==> flow/design.v <==
module mult_unsigned #(
		parameter WIDTHA = 16,
		parameter WIDTHB = 24,
		parameter PIPELINE_DEPTH = 4
)
(
	input clk,rst,
	input [WIDTHA -1 :0] A,
	input [WIDTHB -1 :0] B,
	output [WIDTHA + WIDTHB - 1:0] result
);
reg [WIDTHA -1 :0] rA;
reg [WIDTHB -1 :0] rB;
reg [WIDTHA + WIDTHB - 1:0] M [PIPELINE_DEPTH-1:0];
integer i;
always @(posedge clk or posedge rst)
begin
	if (rst) begin
		rA <= 0;
		rB <= 0;
		for (i=0; i<PIPELINE_DEPTH; i=i+1)
		  M[i] <=0;
		end
	else
	begin
		rA <= A;
		rB <= B;
		M[0] <= rA * rB;
		for (i=0; i<PIPELINE_DEPTH-1; i=i+1)
			M[i+1] <= M[i];
	end
end
assign result = M[PIPELINE_DEPTH-1];
endmodule
Tool chain data of mult_unsigned
Tool output for the design above, in the order of the flow.
Lines are those of the file above, counted from 1.
Operators: Yosys type, input widths -> output width; for muxes data width and select width s.
A cell with -- has no value.
- top: mult_unsigned
- clock input: clk
- library: sky130hd
- corner: tt_025C_1v80

Word level
Counts by Yosys on the flattened word-level netlist (proc, flatten, opt, wreduce). Print and check cells are left out. Cells with the same type and inputs are merged into one.
- multiply operators at 1
- operators by type and width (kind ; count):
    $mul 16x24->40 ; 1
- noted register bits: 200
- noted output and inout port bits: 40

Depth
Depth = most cells in a row (Yosys ltp): at word level without a register or memory, in the mapped netlist without a sequential cell, where the memories' decode and read muxes count.
- depth in word-level cells at 1
- ABC_AREA: 1
- depth in mapped cells: 29
- gate-level depth less buffers at 27

Netlist
The flow's flattened synthesis, as Yosys stat reports it; memories are mapped. The netlist is that of the ABC_AREA named above (0 if unset); the other value can give another one.
The area totals of this step are shown rounded.
- cell types (cell ; count ; total area (um^2)):
    sky130_fd_sc_hd__fa_1 ; 306 ; 6.13E+03
    sky130_fd_sc_hd__dfrtp_1 ; 200 ; 5004.8
    sky130_fd_sc_hd__inv_1 ; 619 ; 2.32E+03
    sky130_fd_sc_hd__nand2_1 ; 572 ; 2.15E+03
    sky130_fd_sc_hd__ha_1 ; 112 ; 1.4E+03
    sky130_fd_sc_hd__clkbuf_1 ; 80 ; 300.288
    sky130_fd_sc_hd__a21oi_1 ; 36 ; 180.173
    sky130_fd_sc_hd__xor2_1 ; 18 ; 157.651
    sky130_fd_sc_hd__nand2_2 ; 25 ; 156.4
    sky130_fd_sc_hd__nor2_1 ; 36 ; 135.13
    sky130_fd_sc_hd__nand3_1 ; 21 ; 105.101
    sky130_fd_sc_hd__nand3_2 ; 8 ; 80.077
    sky130_fd_sc_hd__o21ai_0 ; 14 ; 70.067
    sky130_fd_sc_hd__nor2_2 ; 10 ; 62.56
    sky130_fd_sc_hd__o21bai_1 ; 5 ; 37.536
    sky130_fd_sc_hd__nor3_1 ; 7 ; 35.034
    sky130_fd_sc_hd__xnor2_1 ; 4 ; 35.034
    sky130_fd_sc_hd__nor4_1 ; 4 ; 25.024
Other cell types: 5; their cells: 10.
- noted chip area (Yosys): 0.018 mm^2
- flip-flops at 200
- standard cells after synthesis: 2087

Path before layout
OpenSTA on the mapped netlist: ideal clock, no wires. The path of least setup slack (recovery checks aside). Input and output delay are each 20% of the period. Register names are those of the netlist, which keeps one name where synthesis merged equal registers.
- path kind: reg-to-reg
- start: register rB[21]
- end: register M[0][39]
- setup slack at 2.747 ns
- library setup time at 0.117 ns
- noted clock period: 8.0 ns
- noted delay of the path: 5.254 ns
- launch time at the first pin at 0.000 ns
- driving pins on the path: 26
- data arrival time at 5.137 ns
- noted synthesis period reached: 5.253 ns
"delay of the path" = arrival - input delay + setup time.
"driving pins on the path" counts driving pins, that of a launching flip-flop among them; a cell with two outputs on the path counts twice.
"synthesis period reached" is the clock period less the worst setup slack; recovery checks do not enter. This is arithmetic on one report: input and output delays are still those of the set period (20% each).
Between the ends stands the longest chain of elaborated cells between them, by number of cells; it is not shown to be the way that was timed. Of several equally long chains one is given.
A line is the first line of the expression or statement that the cell stems from. Yosys adds cells for indexed reads and writes and turns some case tables into memories.
- path through: sky130_fd_sc_hd__dfrtp_1 sky130_fd_sc_hd__clkbuf_1 sky130_fd_sc_hd__clkbuf_1 sky130_fd_sc_hd__nand2_1 sky130_fd_sc_hd__fa_1 sky130_fd_sc_hd__inv_1 sky130_fd_sc_hd__fa_1 sky130_fd_sc_hd__inv_1 sky130_fd_sc_hd__fa_1 sky130_fd_sc_hd__inv_1 sky130_fd_sc_hd__fa_1 sky130_fd_sc_hd__fa_1 sky130_fd_sc_hd__inv_1 sky130_fd_sc_hd__fa_1 sky130_fd_sc_hd__inv_1 sky130_fd_sc_hd__ha_1 sky130_fd_sc_hd__nand2_1 sky130_fd_sc_hd__inv_1 sky130_fd_sc_hd__nand2_2 sky130_fd_sc_hd__inv_1 sky130_fd_sc_hd__a21oi_1 sky130_fd_sc_hd__nand3_2 sky130_fd_sc_hd__nand2_1 sky130_fd_sc_hd__nand2_1 sky130_fd_sc_hd__nand2_1 sky130_fd_sc_hd__nand2_1
- cells in the longest elaborated chain: 1
- RTL lines, path post-synthesis (what ; RTL line ; text):
    start: declaration ; 13 ; reg [WIDTHB -1 :0] rB;
    start: assignment ; 20 ; rB <= 0;
    start: assignment ; 27 ; rB <= B;
    $mul 16x24->40 ; 28 ; M[0] <= rA * rB;
    end: assignment ; 22 ; M[i] <=0;
    end: assignment ; 28 ;
    end: declaration ; 14 ; reg [WIDTHA + WIDTHB - 1:0] M [PIPELINE_DEPTH-1:0];

Worst path after layout
Path of least setup slack in the final report of flow run A (OpenROAD, finished layout, wires in). Where an end is a register, its clock arrival counts in the times.
- path kind: reg-to-reg
- start: register rB[13]
- end: register M[0][31]
- data arrival time at 6.33 ns
- library setup time at 0.10 ns
- driving pins on the path: 23
- noted clock period: 7.19 ns
- launch time at the first pin at 0.45 ns
- setup slack at 1.20 ns
Between the ends stands the longest chain of elaborated cells between them, by number of cells; it is not shown to be the way that was timed. Of several equally long chains one is given.
- path through: sky130_fd_sc_hd__dfrtp_1 sky130_fd_sc_hd__nand2_1 sky130_fd_sc_hd__fa_1 sky130_fd_sc_hd__inv_1 sky130_fd_sc_hd__fa_1 sky130_fd_sc_hd__inv_1 sky130_fd_sc_hd__fa_1 sky130_fd_sc_hd__inv_1 sky130_fd_sc_hd__fa_1 sky130_fd_sc_hd__fa_1 sky130_fd_sc_hd__inv_1 sky130_fd_sc_hd__fa_1 sky130_fd_sc_hd__inv_1 sky130_fd_sc_hd__ha_1 sky130_fd_sc_hd__nand2_1 sky130_fd_sc_hd__inv_1 sky130_fd_sc_hd__nand2_2 sky130_fd_sc_hd__nor2_2 sky130_fd_sc_hd__nand4_1 sky130_fd_sc_hd__nand3_2 sky130_fd_sc_hd__nand2_1 sky130_fd_sc_hd__nand3_1 sky130_fd_sc_hd__nand2_1
- cells in the longest elaborated chain: 1
- RTL lines, path after layout (what ; RTL line ; text):
    start: declaration ; 13 ; reg [WIDTHB -1 :0] rB;
    start: assignment ; 20 ; rB <= 0;
    start: assignment ; 27 ; rB <= B;
    $mul 16x24->40 ; 28 ; M[0] <= rA * rB;
    end: assignment ; 22 ; M[i] <=0;
    end: assignment ; 28 ;
    end: declaration ; 14 ; reg [WIDTHA + WIDTHB - 1:0] M [PIPELINE_DEPTH-1:0];

Hand-over note for mult_unsigned

Below are 3 stored runs of the flow (Yosys, OpenROAD; platform sky130hd) on mult_unsigned, each with its settings and what was measured, unordered. Constraints: input delay and output delay 20% of the set period each, output load 0.01 pF.
"achieved period": clock period set for the run, less the worst setup slack. It is reckoned from that one timing run; input and output delays stay at 20% of the period that was set.
"time of the worst setup path" means the part of the period allowed to the worst setup path (the constraints hold back 20% at inputs and 20% at outputs) less its slack; where the path has registers, the arrival times of their clocks count too.
Measured values are rounded.

Flow run A
Settings were ABC_AREA = 1; CAP_MARGIN = 35; CORE_ASPECT_RATIO = 0.56; CORE_UTILIZATION = 58; CTS_CLUSTER_SIZE = 93; HOLD_SLACK_MARGIN = 0.11; SLEW_MARGIN = 30; TNS_END_PERCENT = 20; period_ns = 7.19; CORE_MARGIN = 2
- noted the achieved period: 5.994 ns
- setup slack of the critical path at 1.2 ns
- post-synthesis cell area at 0.018 mm^2
- noted the die outline area: 0.033 mm^2
- noted the final utilization: 0.65
- time of the worst setup path: 5.99 ns
- worst path kind: reg-to-reg
- noted the setup total negative slack: 0.000 ns

Flow run B
Settings were SETUP_SLACK_MARGIN = 0.62; period_ns = 6.61; CAP_MARGIN = 20; CORE_MARGIN = 2; CORE_UTILIZATION = 40; SLEW_MARGIN = 20
- noted the achieved period: 5.865 ns
- setup slack of the critical path at 0.74 ns
- post-synthesis cell area at 0.018 mm^2
- noted the die outline area: 0.046 mm^2
- noted the final utilization: 0.48
- time of the worst setup path: 5.87 ns
- worst path kind: reg-to-reg
- noted the setup total negative slack: 0.000 ns

Flow run C
Settings were ABC_AREA = 0; CELL_PAD_IN_SITES_GLOBAL_PLACEMENT = 0; CORE_ASPECT_RATIO = 0.66; CORE_MARGIN = 5; CORE_UTILIZATION = 33; CTS_CLUSTER_DIAMETER = 374; CTS_CLUSTER_SIZE = 66; HOLD_SLACK_MARGIN = 0.15; MAX_ROUTING_LAYER = met4; MIN_ROUTING_LAYER = met1; PLACE_DENSITY_LB_ADDON = 0.15; SETUP_SLACK_MARGIN = 0.09; SLEW_MARGIN = 5; TNS_END_PERCENT = 80; period_ns = 6.13; CAP_MARGIN = 20
- noted the achieved period: 5.916 ns
- setup slack of the critical path at 0.21 ns
- post-synthesis cell area at 0.018 mm^2
- noted the die outline area: 0.058 mm^2
- noted the final utilization: 0.4
- time of the worst setup path: 5.92 ns
- worst path kind: reg-to-reg
- noted the setup total negative slack: 0.000 ns

End of note.
